==> flow/design.v <==
module floating_mult (
  input         s_axis_a_tvalid,
  input  [31:0] s_axis_a_tdata,
  input         s_axis_b_tvalid,
  input  [31:0] s_axis_b_tdata,
  output        m_axis_result_tvalid,
  output [31:0] m_axis_result_tdata
);
wire [31:0] a = s_axis_a_tdata;
wire [31:0] b = s_axis_b_tdata;
wire        sa = a[31];
wire        sb = b[31];
wire [7:0]  ea = a[30:23];
wire [7:0]  eb = b[30:23];
wire [22:0] fa = a[22:0];
wire [22:0] fb = b[22:0];
wire a_zero = (ea == 8'd0);
wire b_zero = (eb == 8'd0);
wire a_inf  = (ea == 8'hFF) && (fa == 23'd0);
wire b_inf  = (eb == 8'hFF) && (fb == 23'd0);
wire a_nan  = (ea == 8'hFF) && (fa != 23'd0);
wire b_nan  = (eb == 8'hFF) && (fb != 23'd0);
wire        s = sa ^ sb;
wire [47:0] p = {1'b1, fa} * {1'b1, fb};
wire signed [10:0] e0 = $signed({3'b000, ea}) + $signed({3'b000, eb}) - 11'sd127;
reg  [22:0] m;
reg         g;
reg         st;
reg  signed [10:0] e1;
always @(*) begin
  if (p[47]) begin
    m  = p[46:24];
    g  = p[23];
    st = |p[22:0];
    e1 = e0 + 11'sd1;
  end else begin
    m  = p[45:23];
    g  = p[22];
    st = |p[21:0];
    e1 = e0;
  end
end
wire        rnd = g & (st | m[0]);
wire [23:0] mr  = {1'b0, m} + {23'd0, rnd};
wire signed [10:0] e2 = mr[23] ? e1 + 11'sd1 : e1;
wire [22:0] mf  = mr[22:0];
reg [31:0] r;
always @(*) begin
  if (a_nan || b_nan || (a_inf && b_zero) || (b_inf && a_zero))
    r = 32'h7FC00000;
  else if (a_inf || b_inf)
    r = {s, 8'hFF, 23'd0};
  else if (a_zero || b_zero)
    r = {s, 31'd0};
  else if (e2 >= 11'sd255)
    r = {s, 8'hFF, 23'd0};
  else if (e2 <= 11'sd0)
    r = {s, 31'd0};
  else
    r = {s, e2[7:0], mf};
end
assign m_axis_result_tdata  = r;
assign m_axis_result_tvalid = 1'b1;
endmodule
module floating_adder (
  input         s_axis_a_tvalid,
  input  [31:0] s_axis_a_tdata,
  input         s_axis_a_tlast,
  input         s_axis_b_tvalid,
  input  [31:0] s_axis_b_tdata,
  output        m_axis_result_tvalid,
  output [31:0] m_axis_result_tdata,
  output        m_axis_result_tlast
);
wire [31:0] a = s_axis_a_tdata;
wire [31:0] b = s_axis_b_tdata;
wire a_zero = (a[30:23] == 8'd0);
wire b_zero = (b[30:23] == 8'd0);
wire a_inf  = (a[30:23] == 8'hFF) && (a[22:0] == 23'd0);
wire b_inf  = (b[30:23] == 8'hFF) && (b[22:0] == 23'd0);
wire a_nan  = (a[30:23] == 8'hFF) && (a[22:0] != 23'd0);
wire b_nan  = (b[30:23] == 8'hFF) && (b[22:0] != 23'd0);
wire        swap = (b[30:0] > a[30:0]);
wire [31:0] x = swap ? b : a;
wire [31:0] y = swap ? a : b;
wire        sx = x[31];
wire        sy = y[31];
wire [7:0]  ex = x[30:23];
wire [7:0]  ey = y[30:23];
wire [7:0]  d  = ex - ey;
wire        sub = sx ^ sy;
wire [26:0] mx = {1'b1, x[22:0], 3'b000};
wire [26:0] my = {1'b1, y[22:0], 3'b000};
wire        far    = (d >= 8'd27);
wire [26:0] my_sh  = far ? 27'd0 : (my >> d[4:0]);
wire [26:0] lost   = far ? my : (my & ~(27'h7FFFFFF << d[4:0]));
wire        sticky = |lost;
wire [26:0] my_al = {my_sh[26:1], my_sh[0] | sticky};
wire [27:0] s0 = sub ? ({1'b0, mx} - {1'b0, my_al}) : ({1'b0, mx} + {1'b0, my_al});
reg  [4:0]  lz;
always @(*) begin
  casez (s0[26:0])
    27'b1??????????????????????????: lz = 5'd0;
    27'b01?????????????????????????: lz = 5'd1;
    27'b001????????????????????????: lz = 5'd2;
    27'b0001???????????????????????: lz = 5'd3;
    27'b00001??????????????????????: lz = 5'd4;
    27'b000001?????????????????????: lz = 5'd5;
    27'b0000001????????????????????: lz = 5'd6;
    27'b00000001???????????????????: lz = 5'd7;
    27'b000000001??????????????????: lz = 5'd8;
    27'b0000000001?????????????????: lz = 5'd9;
    27'b00000000001????????????????: lz = 5'd10;
    27'b000000000001???????????????: lz = 5'd11;
    27'b0000000000001??????????????: lz = 5'd12;
    27'b00000000000001?????????????: lz = 5'd13;
    27'b000000000000001????????????: lz = 5'd14;
    27'b0000000000000001???????????: lz = 5'd15;
    27'b00000000000000001??????????: lz = 5'd16;
    27'b000000000000000001?????????: lz = 5'd17;
    27'b0000000000000000001????????: lz = 5'd18;
    27'b00000000000000000001???????: lz = 5'd19;
    27'b000000000000000000001??????: lz = 5'd20;
    27'b0000000000000000000001?????: lz = 5'd21;
    27'b00000000000000000000001????: lz = 5'd22;
    27'b000000000000000000000001???: lz = 5'd23;
    27'b0000000000000000000000001??: lz = 5'd24;
    27'b00000000000000000000000001?: lz = 5'd25;
    27'b000000000000000000000000001: lz = 5'd26;
    default:                          lz = 5'd27;
  endcase
end
wire [26:0] n  = s0[27] ? {s0[27:2], s0[1] | s0[0]} : (s0[26:0] << lz);
wire signed [9:0] en = s0[27] ? $signed({2'b00, ex}) + 10'sd1
                              : $signed({2'b00, ex}) - $signed({5'd0, lz});
wire        g   = n[2];
wire        st  = n[1] | n[0];
wire [22:0] m   = n[25:3];
wire        rnd = g & (st | m[0]);
wire [23:0] mr  = {1'b0, m} + {23'd0, rnd};
wire signed [9:0] e2 = mr[23] ? en + 10'sd1 : en;
reg [31:0] r;
always @(*) begin
  if (a_nan || b_nan || (a_inf && b_inf && (a[31] != b[31])))
    r = 32'h7FC00000;
  else if (a_inf)
    r = a;
  else if (b_inf)
    r = b;
  else if (a_zero && b_zero)
    r = {a[31] & b[31], 31'd0};
  else if (b_zero)
    r = a;
  else if (a_zero)
    r = b;
  else if (s0 == 28'd0)
    r = 32'd0;
  else if (e2 >= 10'sd255)
    r = {sx, 8'hFF, 23'd0};
  else if (e2 <= 10'sd0)
    r = {sx, 31'd0};
  else
    r = {sx, e2[7:0], mr[22:0]};
end
assign m_axis_result_tdata  = r;
assign m_axis_result_tvalid = 1'b1;
assign m_axis_result_tlast  = 1'b0;
endmodule
module conv_kernel(
	clk,
	rst_n,
	clear,
	i_pixel,
	i_weight,
	o_pixel
);
parameter	WIDTH	=	32;
input					clk;
input					rst_n;
input					clear;
input	[WIDTH-1:0]		i_pixel;
input	[WIDTH-1:0]		i_weight;
output	[WIDTH-1:0]		o_pixel;
reg		[WIDTH-1:0]		o_pixel;
reg		[WIDTH-1:0]		mult_a;
reg		[WIDTH-1:0]		mult_b;
wire	[WIDTH-1:0]		product;
reg		[WIDTH-1:0]		add_a;
reg		[WIDTH-1:0]		add_b;
wire	[WIDTH-1:0]		sum;
always @(posedge clk, negedge rst_n)	begin
	if(!rst_n) begin
		mult_a		<=	32'b0;
		mult_b		<=	32'b0;
	end
	else begin
		mult_a		<=	i_pixel;
		mult_b		<=	i_weight;
	end
end
always @(posedge clk, negedge rst_n)	begin
	if(!rst_n) begin
		add_a		<=	32'b0;
		add_b		<=	32'b0;
	end
	else if (clear) begin
		add_a		<=	32'b0;
		add_b		<=	32'b0;
	end			
	else begin
		add_a		<=	product;
		add_b		<=	sum;
	end
end
always @(posedge clk, negedge rst_n)	begin
	if(!rst_n) begin
		o_pixel		<=	32'b0;
	end
	else if (clear) begin
		o_pixel		<=	32'b0;
	end
	else begin
		o_pixel		<=	sum;
	end
end
floating_adder U_floating_adder (
  .s_axis_a_tvalid(),             
  .s_axis_a_tdata(add_a),               
  .s_axis_a_tlast(),               
  .s_axis_b_tvalid(),             
  .s_axis_b_tdata(add_b),               
  .m_axis_result_tvalid(),   
  .m_axis_result_tdata(sum),     
  .m_axis_result_tlast()     
);
floating_mult U_floating_mult (
  .s_axis_a_tvalid(),             
  .s_axis_a_tdata(mult_a),               
  .s_axis_b_tvalid(),             
  .s_axis_b_tdata(mult_b),               
  .m_axis_result_tvalid(),   
  .m_axis_result_tdata(product)     
);
endmodule
; ---- Reports on conv_kernel
; Each step is given for the RTL above and for the edited RTL.
; Lines under "before" count in the file above, lines under "after" in the edited file.
; "diff": "after" minus "before" as printed here. "change_rel_pct": 100 x difference / "before".
; A cell with n/a has no value.
[setup]
top_module = conv_kernel
clk_port = clk
library = sky130hd
lib_corner = tt_025C_1v80

; ---- Edit of the RTL
; The edit as a unified diff against the file above.
; This change comes from a script, not from a designer. The edited design behaves differently; no optimisation was intended.
; begin of diff
@@ -93,5 +93,5 @@
 wire [26:0] my = {1'b1, y[22:0], 3'b000};
 wire        far    = (d >= 8'd27);
-wire [26:0] my_sh  = far ? 27'd0 : (my >> d[4:0]);
+wire [26:0] my_sh  = far ? 27'd0 : (my >> 2);
 wire [26:0] lost   = far ? my : (my & ~(27'h7FFFFFF << d[4:0]));
 wire        sticky = |lost;
; end of diff

; ---- Word-level counts
; Yosys after proc, flatten, opt, wreduce and memory -nomap, before mapping. Memory bits, and registers merged into a memory's read port (data or address), are not among the register bits. Print and check cells are not counted. Equal cells are merged and count once.
[word_totals]
columns = item, before, after, diff, change_rel_pct
row1 = ff_bits, 128, 128, 0, 0.00
row2 = out_inout_bits, 32, 32, 0, 0.00
[op_classes]
columns = item, before, after, diff, change_rel_pct
row1 = shift, 3, 2, -1, -33.33
row2 = bitwise, 12, 12, 0, 0.00
row3 = cmp, 6, 6, 0, 0.00
row4 = eq_ne, 33, 33, 0, 0.00
row5 = mul, 1, 1, 0, 0.00
row6 = addsub, 12, 12, 0, 0.00
row7 = n_reduce_logical, 37, 37, 0, 0.00
row8 = n_mux, 30, 30, 0, 0.00
[op_table]
columns = operator, before, after, diff, change_rel_pct
row1 = 27-bit two-way mux, 2, 1, -1, -50.00
row2 = 27-bit by 5-bit right shift with 27-bit output, 1, 0, -1, -100.00
row3 = 25-bit two-way mux, 0, 1, 1, n/a
row4 = 1-bit logical AND, 13, 13, 0, 0.00
row5 = 32-bit two-way mux, 12, 12, 0, 0.00
row6 = 1-bit logical OR, 7, 7, 0, 0.00
row7 = 31-bit two-way mux, 6, 6, 0, 0.00
row8 = 1-bit bitwise OR, 5, 5, 0, 0.00
row9 = 8-bit equality test (second input constant), 4, 4, 0, 0.00
row10 = 23-bit zero test, 4, 4, 0, 0.00
row11 = 8-bit zero test, 4, 4, 0, 0.00
row12 = 23-bit nonzero test, 4, 4, 0, 0.00
row13 = 1-bit bitwise AND, 3, 3, 0, 0.00
row14 = 11-bit by 2-bit adder with 11-bit output (second input constant), 2, 2, 0, 0.00
row15 = 23-bit by 1-bit adder with 24-bit output, 2, 2, 0, 0.00
row16 = 1-bit two-way mux, 2, 2, 0, 0.00
row17 = 10-bit two-way mux, 2, 2, 0, 0.00
row18 = 11-bit two-way mux, 2, 2, 0, 0.00
row19 = 1-bit XOR, 2, 2, 0, 0.00
row20 = 10-bit by 2-bit adder with 10-bit output (second input constant), 1, 1, 0, 0.00
row21 = 27-bit by 27-bit adder with 28-bit output, 1, 1, 0, 0.00
row22 = 8-bit by 1-bit adder with 9-bit output (second input constant), 1, 1, 0, 0.00
row23 = 8-bit by 8-bit adder with 9-bit output, 1, 1, 0, 0.00
row24 = 27-bit bitwise AND, 1, 1, 0, 0.00
row25 = 10-bit by 1-bit equality test with 1-bit output (second input constant), 1, 1, 0, 0.00
row26 = 11-bit by 1-bit equality test with 1-bit output (second input constant), 1, 1, 0, 0.00
row27 = 12-bit by 1-bit equality test with 1-bit output (second input constant), 1, 1, 0, 0.00
row28 = 13-bit by 1-bit equality test with 1-bit output (second input constant), 1, 1, 0, 0.00
; The list need not be complete.

; ---- Depth
; Depth = most cells in a row (Yosys ltp): at word level without a register or memory, in the mapped netlist without a sequential cell, where the memories' decode and read muxes count.
[logic_depth]
columns = item, before, after, diff, change_rel_pct
row1 = ltp_word, 31, 31, 0, 0.00
row2 = ABC_AREA, 0, 0, n/a, n/a
row3 = ltp_mapped, 71, 65, -6, -8.45

; ---- Synthesis result
; Yosys stat after the flow's synthesis: flattened, memories mapped to cells. It holds for the ABC_AREA given above (unset counts as 0); a run with the other value may have another netlist.
[mapped]
columns = item, before, after, diff, change_rel_pct
row1 = buffers, 241, 198, -43, -17.84
row2 = ff_cells, 128, 128, 0, 0.00
row3 = mapped_area_um2, 36184.7, 34450.5, -1734.2, -4.79
row4 = sequential_area_um2, 3203.1, 3203.1, 0.0, 0.00
row5 = cells, 4543, 4267, -276, -6.08
[types]
columns = cell, before, after, diff, change_rel_pct
row1 = sky130_fd_sc_hd__nand2_1, 604, 545, -59, -9.77
row2 = sky130_fd_sc_hd__nor2_1, 277, 227, -50, -18.05
row3 = sky130_fd_sc_hd__a21oi_1, 278, 240, -38, -13.67
row4 = sky130_fd_sc_hd__mux2i_1, 76, 40, -36, -47.37
row5 = sky130_fd_sc_hd__nand4_1, 73, 51, -22, -30.14
row6 = sky130_fd_sc_hd__nand2b_1, 25, 47, 22, 88.00
row7 = sky130_fd_sc_hd__o31ai_2, 0, 22, 22, n/a
row8 = sky130_fd_sc_hd__o21ai_2, 21, 3, -18, -85.71
row9 = sky130_fd_sc_hd__clkbuf_1, 182, 167, -15, -8.24
row10 = sky130_fd_sc_hd__buf_2, 25, 10, -15, -60.00
row11 = sky130_fd_sc_hd__a21boi_0, 5, 18, 13, 260.00
row12 = sky130_fd_sc_hd__a31oi_1, 46, 34, -12, -26.09
row13 = sky130_fd_sc_hd__o21bai_1, 34, 22, -12, -35.29
row14 = sky130_fd_sc_hd__inv_1, 651, 662, 11, 1.69
row15 = sky130_fd_sc_hd__xnor2_1, 100, 89, -11, -11.00
row16 = sky130_fd_sc_hd__nand3_1, 95, 84, -11, -11.58
row17 = sky130_fd_sc_hd__or3_1, 35, 24, -11, -31.43
row18 = sky130_fd_sc_hd__o21ai_0, 163, 154, -9, -5.52
; The list need not be complete.
; The figures by module come from a second, unflattened synthesis with its own total; it is not the netlist above.
[hier_totals]
columns = item, before, after, diff, change_rel_pct
row1 = hier_cells, 4942, 4530, -412, -8.34
row2 = area_unflattened_um2, 38982.4, 36388.6, -2593.8, -6.65
; Each row is one instance without its submodules.
[by_module_before]
columns = mod, instances, mod_area_um2, cells, seq_area_um2
row1 = floating_mult, 1, 22511.6, 2759, 0.0
row2 = floating_adder, 1, 12630.9, 1984, 0.0
row3 = conv_kernel, 1, 3839.9, 199, 3203.1
[by_module_after]
columns = mod, instances, mod_area_um2, cells, seq_area_um2
row1 = floating_mult, 1, 22440.3, 2733, 0.0
row2 = floating_adder, 1, 10108.4, 1598, 0.0
row3 = conv_kernel, 1, 3839.9, 199, 3203.1

; ---- Path before layout
; Path of least setup slack by OpenSTA after synthesis, without wires, with an ideal clock, recovery checks aside; 20% of the period is set as input and as output delay. Where synthesis merged equal registers, the netlist keeps one of their names.
[synth_path]
columns = item, before, after, diff, change_rel_pct
row1 = path_kind, reg2reg, reg2reg, n/a, n/a
row2 = from, reg add_b[25], reg add_b[28], n/a, n/a
row3 = to, reg add_b[13], reg add_b[13], n/a, n/a
row4 = path_delay_ns, 12.830, 12.779, -0.051, -0.40
row5 = clock_period_ns, 12.0, 12.0, 0.0, 0.00
row6 = arrival_ns, 12.705, 12.687, -0.018, -0.14
row7 = slack_ns, -0.830, -0.779, 0.051, n/a
row8 = setup_ns, 0.125, 0.092, -0.033, n/a
row9 = path_stages, 64, 60, -4, -6.25
row10 = period_less_setup_slack_ns, 12.83, 12.779, -0.051, -0.40
; "path_delay_ns" = arrival - input delay + setup time.
; "path_stages" counts driving pins, that of a launching flip-flop among them; a cell with two outputs on the path counts twice.
; "period_less_setup_slack_ns" is the clock period less the worst setup slack; recovery checks do not enter. This is arithmetic on one report: input and output delays are still those of the set period (20% each).
; The rows between start and end are the longest chain of elaborated cells between them; the timing report does not say that the signal goes this way. Where chains are equally long, one stands for them.
; A line is the first line of the expression or statement that the cell stems from. Yosys adds cells for indexed reads and writes and turns some case tables into memories.
; At most two assigning lines are given for a register; there are more.
[synth_via_before]
path_cell_list = sky130_fd_sc_hd__dfrtp_1 -> sky130_fd_sc_hd__ha_1 -> sky130_fd_sc_hd__buf_2 -> sky130_fd_sc_hd__nand4_1 -> sky130_fd_sc_hd__nor4_2 -> sky130_fd_sc_hd__and4_1 -> sky130_fd_sc_hd__a21oi_2 -> sky130_fd_sc_hd__o21ai_1 -> sky130_fd_sc_hd__buf_2 -> sky130_fd_sc_hd__clkbuf_1 -> sky130_fd_sc_hd__buf_1 -> sky130_fd_sc_hd__clkbuf_1 -> sky130_fd_sc_hd__a21oi_1 -> sky130_fd_sc_hd__ha_1 -> sky130_fd_sc_hd__o311ai_2 -> sky130_fd_sc_hd__and2_1 -> sky130_fd_sc_hd__buf_4 -> sky130_fd_sc_hd__buf_4 -> (+28 left out) -> sky130_fd_sc_hd__inv_6 -> sky130_fd_sc_hd__buf_6 -> sky130_fd_sc_hd__buf_4 -> sky130_fd_sc_hd__ha_1 -> sky130_fd_sc_hd__inv_1 -> sky130_fd_sc_hd__fa_1 -> sky130_fd_sc_hd__a21o_1 -> sky130_fd_sc_hd__a21oi_1 -> sky130_fd_sc_hd__nand2b_1 -> sky130_fd_sc_hd__a31oi_1 -> sky130_fd_sc_hd__or2_2 -> sky130_fd_sc_hd__or2_2 -> sky130_fd_sc_hd__nor2_1 -> sky130_fd_sc_hd__xor2_1 -> sky130_fd_sc_hd__nand4_1 -> sky130_fd_sc_hd__a211oi_2 -> sky130_fd_sc_hd__buf_6 -> sky130_fd_sc_hd__o21ai_2
elab_chain_len = 31
cells_between = 81
cone_classes = 7 x add/sub; 4 x compare; 29 x eq/ne; 3 x shift; 19 x mux; 8 x logic; 11 x reduce/logical
[synth_rtl_before]
columns = item, line_no
row1 = "start, declared", 189  ; reg [WIDTH-1:0] add_b;
row2 = "start, assigned", 204  ; add_b <= 32'b0;
row3 = "start, assigned", 212  ; add_b <= sum;
row4 = 31-bit greater-than comparator, 83  ; wire        swap = (b[30:0] > a[30:0]);
row5 = 32-bit two-way mux, 84  ; wire [31:0] x = swap ? b : a;
row6 = 8-bit subtractor, 90  ; wire [7:0]  d  = ex - ey;
row7 = 27-bit by 5-bit << shifter with 27-bit output, 96  ; wire [26:0] lost   = far ? my : (my & ~(27'h7FFFFFF << d[4:0]));
row8 = 27-bit inverter, 96
row9 = 27-bit bitwise AND, 96
row10 = 27-bit two-way mux, 96
row11 = (+17 left out), n/a
row12 = 32-bit two-way mux, 154  ; else if (a_zero)
row13 = 32-bit two-way mux, 152  ; else if (b_zero)
row14 = 32-bit two-way mux, 150  ; else if (a_zero && b_zero)
row15 = 32-bit two-way mux, 148  ; else if (b_inf)
row16 = 32-bit two-way mux, 146  ; else if (a_inf)
row17 = 32-bit two-way mux, 144  ; if (a_nan || b_nan || (a_inf && b_inf && (a[31] != b[31])))
row18 = 32-bit two-way mux, 206  ; else if (clear) begin
row19 = "end, assigned", 204
row20 = "end, assigned", 212
row21 = "end, declared", 189
[synth_via_after]
path_cell_list = sky130_fd_sc_hd__dfrtp_1 -> sky130_fd_sc_hd__ha_1 -> sky130_fd_sc_hd__and2_1 -> sky130_fd_sc_hd__a221o_1 -> sky130_fd_sc_hd__a221oi_2 -> sky130_fd_sc_hd__o21a_2 -> sky130_fd_sc_hd__o21a_1 -> sky130_fd_sc_hd__buf_4 -> sky130_fd_sc_hd__buf_6 -> sky130_fd_sc_hd__buf_6 -> sky130_fd_sc_hd__clkbuf_1 -> sky130_fd_sc_hd__buf_1 -> sky130_fd_sc_hd__nor2_1 -> sky130_fd_sc_hd__nor2_1 -> sky130_fd_sc_hd__ha_1 -> sky130_fd_sc_hd__a21oi_1 -> sky130_fd_sc_hd__o22ai_1 -> sky130_fd_sc_hd__a31oi_1 -> (+24 left out) -> sky130_fd_sc_hd__buf_6 -> sky130_fd_sc_hd__nand2_1 -> sky130_fd_sc_hd__inv_1 -> sky130_fd_sc_hd__ha_1 -> sky130_fd_sc_hd__a21o_1 -> sky130_fd_sc_hd__a21o_1 -> sky130_fd_sc_hd__a21o_1 -> sky130_fd_sc_hd__a211oi_1 -> sky130_fd_sc_hd__a21oi_1 -> sky130_fd_sc_hd__xnor2_1 -> sky130_fd_sc_hd__nor4_1 -> sky130_fd_sc_hd__nand3_1 -> sky130_fd_sc_hd__nor4_1 -> sky130_fd_sc_hd__xnor2_1 -> sky130_fd_sc_hd__a2bb2oi_2 -> sky130_fd_sc_hd__o21ai_2 -> sky130_fd_sc_hd__buf_6 -> sky130_fd_sc_hd__o31ai_2
elab_chain_len = 31
cells_between = 80
cone_classes = 7 x add/sub; 4 x compare; 29 x eq/ne; 2 x shift; 19 x mux; 8 x logic; 11 x reduce/logical
[synth_rtl_after]
columns = item, line_no
row1 = "start, declared", 189  ; reg [WIDTH-1:0] add_b;
row2 = "start, assigned", 204  ; add_b <= 32'b0;
row3 = "start, assigned", 212  ; add_b <= sum;
row4 = 31-bit greater-than comparator, 83  ; wire        swap = (b[30:0] > a[30:0]);
row5 = 32-bit two-way mux, 84  ; wire [31:0] x = swap ? b : a;
row6 = 8-bit subtractor, 90  ; wire [7:0]  d  = ex - ey;
row7 = 27-bit by 5-bit << shifter with 27-bit output, 96  ; wire [26:0] lost   = far ? my : (my & ~(27'h7FFFFFF << d[4:0]));
row8 = 27-bit inverter, 96
row9 = 27-bit bitwise AND, 96
row10 = 27-bit two-way mux, 96
row11 = (+17 left out), n/a
row12 = 32-bit two-way mux, 154  ; else if (a_zero)
row13 = 32-bit two-way mux, 152  ; else if (b_zero)
row14 = 32-bit two-way mux, 150  ; else if (a_zero && b_zero)
row15 = 32-bit two-way mux, 148  ; else if (b_inf)
row16 = 32-bit two-way mux, 146  ; else if (a_inf)
row17 = 32-bit two-way mux, 144  ; if (a_nan || b_nan || (a_inf && b_inf && (a[31] != b[31])))
row18 = 32-bit two-way mux, 206  ; else if (clear) begin
row19 = "end, assigned", 204
row20 = "end, assigned", 212
row21 = "end, declared", 189

; ---- Worst path after layout
; From the final timing report of each run of pair A: the path of least setup slack in the routed layout; clock arrival at registers is part of the times.
[layout_path]
columns = item, before, after, diff, change_rel_pct
row1 = path_kind, reg2reg, reg2reg, n/a, n/a
row2 = from, reg add_a[23], reg add_a[26], n/a, n/a
row3 = to, reg add_b[0], reg add_b[13], n/a, n/a
row4 = clock_period_ns, 12.0, 12.0, 0.0, 0.00
row5 = arrival_ns, 11.86, 11.86, 0.00, 0.00
row6 = setup_ns, 0.12, 0.09, -0.03, n/a
row7 = slack_ns, 0.51, 0.56, 0.05, n/a
row8 = path_stages, 52, 48, -4, -7.69
; The rows between start and end are the longest chain of elaborated cells between them; the timing report does not say that the signal goes this way. Where chains are equally long, one stands for them.
; At most two assigning lines are given for a register; there are more.
[layout_via_before]
path_cell_list = sky130_fd_sc_hd__dfrtp_2 -> sky130_fd_sc_hd__inv_1 -> sky130_fd_sc_hd__ha_2 -> sky130_fd_sc_hd__nand4_1 -> sky130_fd_sc_hd__nor3_2 -> sky130_fd_sc_hd__a211oi_2 -> sky130_fd_sc_hd__a2111oi_2 -> sky130_fd_sc_hd__o21a_1 -> sky130_fd_sc_hd__a21oi_1 -> sky130_fd_sc_hd__ha_2 -> sky130_fd_sc_hd__o21ai_0 -> sky130_fd_sc_hd__nand2b_1 -> sky130_fd_sc_hd__a21oi_2 -> sky130_fd_sc_hd__o31ai_1 -> sky130_fd_sc_hd__mux2i_1 -> sky130_fd_sc_hd__o21ai_2 -> sky130_fd_sc_hd__a211oi_4 -> sky130_fd_sc_hd__o31a_1 -> (+16 left out) -> sky130_fd_sc_hd__nand2_1 -> sky130_fd_sc_hd__nor4_4 -> sky130_fd_sc_hd__nand2_2 -> sky130_fd_sc_hd__a211o_1 -> sky130_fd_sc_hd__and3_1 -> sky130_fd_sc_hd__buf_12 -> sky130_fd_sc_hd__mux2_4 -> sky130_fd_sc_hd__nor3_1 -> sky130_fd_sc_hd__o31a_2 -> sky130_fd_sc_hd__o211ai_1 -> sky130_fd_sc_hd__nor3b_4 -> sky130_fd_sc_hd__nand4_4 -> sky130_fd_sc_hd__or4_4 -> sky130_fd_sc_hd__mux2i_1 -> sky130_fd_sc_hd__a211oi_4 -> sky130_fd_sc_hd__buf_12 -> sky130_fd_sc_hd__buf_4 -> sky130_fd_sc_hd__o41ai_2
elab_chain_len = 31
cells_between = 81
cone_classes = 7 x add/sub; 4 x compare; 29 x eq/ne; 3 x shift; 19 x mux; 8 x logic; 11 x reduce/logical
[layout_rtl_before]
columns = item, line_no
row1 = "start, declared", 188  ; reg [WIDTH-1:0] add_a;
row2 = "start, assigned", 203  ; add_a <= 32'b0;
row3 = "start, assigned", 211
row4 = 31-bit greater-than comparator, 83  ; wire        swap = (b[30:0] > a[30:0]);
row5 = 32-bit two-way mux, 84  ; wire [31:0] x = swap ? b : a;
row6 = 8-bit subtractor, 90  ; wire [7:0]  d  = ex - ey;
row7 = 27-bit by 5-bit << shifter with 27-bit output, 96  ; wire [26:0] lost   = far ? my : (my & ~(27'h7FFFFFF << d[4:0]));
row8 = 27-bit inverter, 96
row9 = 27-bit bitwise AND, 96
row10 = 27-bit two-way mux, 96
row11 = (+17 left out), n/a
row12 = 32-bit two-way mux, 154  ; else if (a_zero)
row13 = 32-bit two-way mux, 152  ; else if (b_zero)
row14 = 32-bit two-way mux, 150  ; else if (a_zero && b_zero)
row15 = 32-bit two-way mux, 148  ; else if (b_inf)
row16 = 32-bit two-way mux, 146  ; else if (a_inf)
row17 = 32-bit two-way mux, 144  ; if (a_nan || b_nan || (a_inf && b_inf && (a[31] != b[31])))
row18 = 32-bit two-way mux, 206  ; else if (clear) begin
row19 = "end, assigned", 204  ; add_b <= 32'b0;
row20 = "end, assigned", 212  ; add_b <= sum;
row21 = "end, declared", 189  ; reg [WIDTH-1:0] add_b;
[layout_via_after]
path_cell_list = sky130_fd_sc_hd__dfrtp_1 -> sky130_fd_sc_hd__inv_1 -> sky130_fd_sc_hd__ha_1 -> sky130_fd_sc_hd__and4_1 -> sky130_fd_sc_hd__nand4_1 -> sky130_fd_sc_hd__a21oi_1 -> sky130_fd_sc_hd__o21ai_2 -> sky130_fd_sc_hd__o21ai_4 -> sky130_fd_sc_hd__buf_4 -> sky130_fd_sc_hd__buf_4 -> sky130_fd_sc_hd__mux2i_1 -> sky130_fd_sc_hd__o21ai_0 -> sky130_fd_sc_hd__a221o_1 -> sky130_fd_sc_hd__a22oi_2 -> sky130_fd_sc_hd__nand4_1 -> sky130_fd_sc_hd__inv_2 -> sky130_fd_sc_hd__ha_1 -> sky130_fd_sc_hd__nand2_1 -> (+12 left out) -> sky130_fd_sc_hd__and3_4 -> sky130_fd_sc_hd__nand2_1 -> sky130_fd_sc_hd__inv_2 -> sky130_fd_sc_hd__fa_1 -> sky130_fd_sc_hd__a21o_1 -> sky130_fd_sc_hd__a21oi_2 -> sky130_fd_sc_hd__nor2b_1 -> sky130_fd_sc_hd__nor3_2 -> sky130_fd_sc_hd__mux2_4 -> sky130_fd_sc_hd__xor2_1 -> sky130_fd_sc_hd__nor4_4 -> sky130_fd_sc_hd__nand3_2 -> sky130_fd_sc_hd__nor4_4 -> sky130_fd_sc_hd__xnor2_2 -> sky130_fd_sc_hd__a2bb2oi_2 -> sky130_fd_sc_hd__o21ai_2 -> sky130_fd_sc_hd__buf_12 -> sky130_fd_sc_hd__o31ai_2
elab_chain_len = 31
cells_between = 80
cone_classes = 7 x add/sub; 4 x compare; 29 x eq/ne; 2 x shift; 19 x mux; 8 x logic; 11 x reduce/logical
[layout_rtl_after]
columns = item, line_no
row1 = "start, declared", 188  ; reg [WIDTH-1:0] add_a;
row2 = "start, assigned", 203  ; add_a <= 32'b0;
row3 = "start, assigned", 211
row4 = 31-bit greater-than comparator, 83  ; wire        swap = (b[30:0] > a[30:0]);
row5 = 32-bit two-way mux, 84  ; wire [31:0] x = swap ? b : a;
row6 = 8-bit subtractor, 90  ; wire [7:0]  d  = ex - ey;
row7 = 27-bit by 5-bit << shifter with 27-bit output, 96  ; wire [26:0] lost   = far ? my : (my & ~(27'h7FFFFFF << d[4:0]));
row8 = 27-bit inverter, 96
row9 = 27-bit bitwise AND, 96
row10 = 27-bit two-way mux, 96
row11 = (+17 left out), n/a
row12 = 32-bit two-way mux, 154  ; else if (a_zero)
row13 = 32-bit two-way mux, 152  ; else if (b_zero)
row14 = 32-bit two-way mux, 150  ; else if (a_zero && b_zero)
row15 = 32-bit two-way mux, 148  ; else if (b_inf)
row16 = 32-bit two-way mux, 146  ; else if (a_inf)
row17 = 32-bit two-way mux, 144  ; if (a_nan || b_nan || (a_inf && b_inf && (a[31] != b[31])))
row18 = 32-bit two-way mux, 206  ; else if (clear) begin
row19 = "end, assigned", 204  ; add_b <= 32'b0;
row20 = "end, assigned", 212  ; add_b <= sum;
row21 = "end, declared", 189  ; reg [WIDTH-1:0] add_b;

; ---- Layout results
; Runs of the flow (Yosys, OpenROAD) on both versions; the two runs of a pair have the same settings. The constraints put input and output delay at 20% of the set period each and load the outputs with 0.01 pF.
[flow_settings_pair_A]
CORE_UTILIZATION = 40
period_ns = 12.0
CAP_MARGIN = 20
CORE_MARGIN = 2
SLEW_MARGIN = 20
[measured_pair_A]
columns = item, before, after, diff, change_rel_pct
row1 = period_reached_ns, 11.488, 11.441, -0.047, -0.41
row2 = design_die_area_um2, 92884.8, 88488.4, -4396.4, -4.73
row3 = setupTns_ns, 0.000, 0.000, 0.000, n/a
row4 = holdWs_ns, 0.529, 0.535, 0.006, n/a
row5 = final_cell_area_um2, 41048.1, 38359.3, -2688.8, -6.55
row6 = worst_setup_slack_ns, 0.512, 0.559, 0.047, n/a
row7 = synthArea_um2, 36184.7, 34450.5, -1734.2, -4.79
row8 = utilization_pct, 45.7, 45.0, -0.7, n/a
[flow_settings_pair_B]
CELL_PAD_IN_SITES_DETAIL_PLACEMENT = 1
CORE_UTILIZATION = 39
GPL_TIMING_DRIVEN = 0
MAX_ROUTING_LAYER = met4
PLACE_DENSITY_LB_ADDON = 0.12
SETUP_SLACK_MARGIN = 3.19
period_ns = 20.4
CAP_MARGIN = 20
CORE_MARGIN = 2
SLEW_MARGIN = 20
[measured_pair_B]
columns = item, before, after, diff, change_rel_pct
row1 = period_reached_ns, 16.195, 16.352, 0.157, 0.97
row2 = design_die_area_um2, 95234.0, 90727.5, -4506.5, -4.73
row3 = setupTns_ns, 0.000, 0.000, 0.000, n/a
row4 = holdWs_ns, 0.581, 0.543, -0.038, n/a
row5 = final_cell_area_um2, 39574.2, 37551.0, -2023.2, -5.11
row6 = worst_setup_slack_ns, 4.205, 4.048, -0.157, n/a
row7 = synthArea_um2, 36184.7, 34450.5, -1734.2, -4.79
row8 = utilization_pct, 43.1, 42.7, -0.4, n/a
; "period_reached_ns": clock period set for the run, less the worst setup slack. It is reckoned from that one timing run; input and output delays stay at 20% of the period that was set.
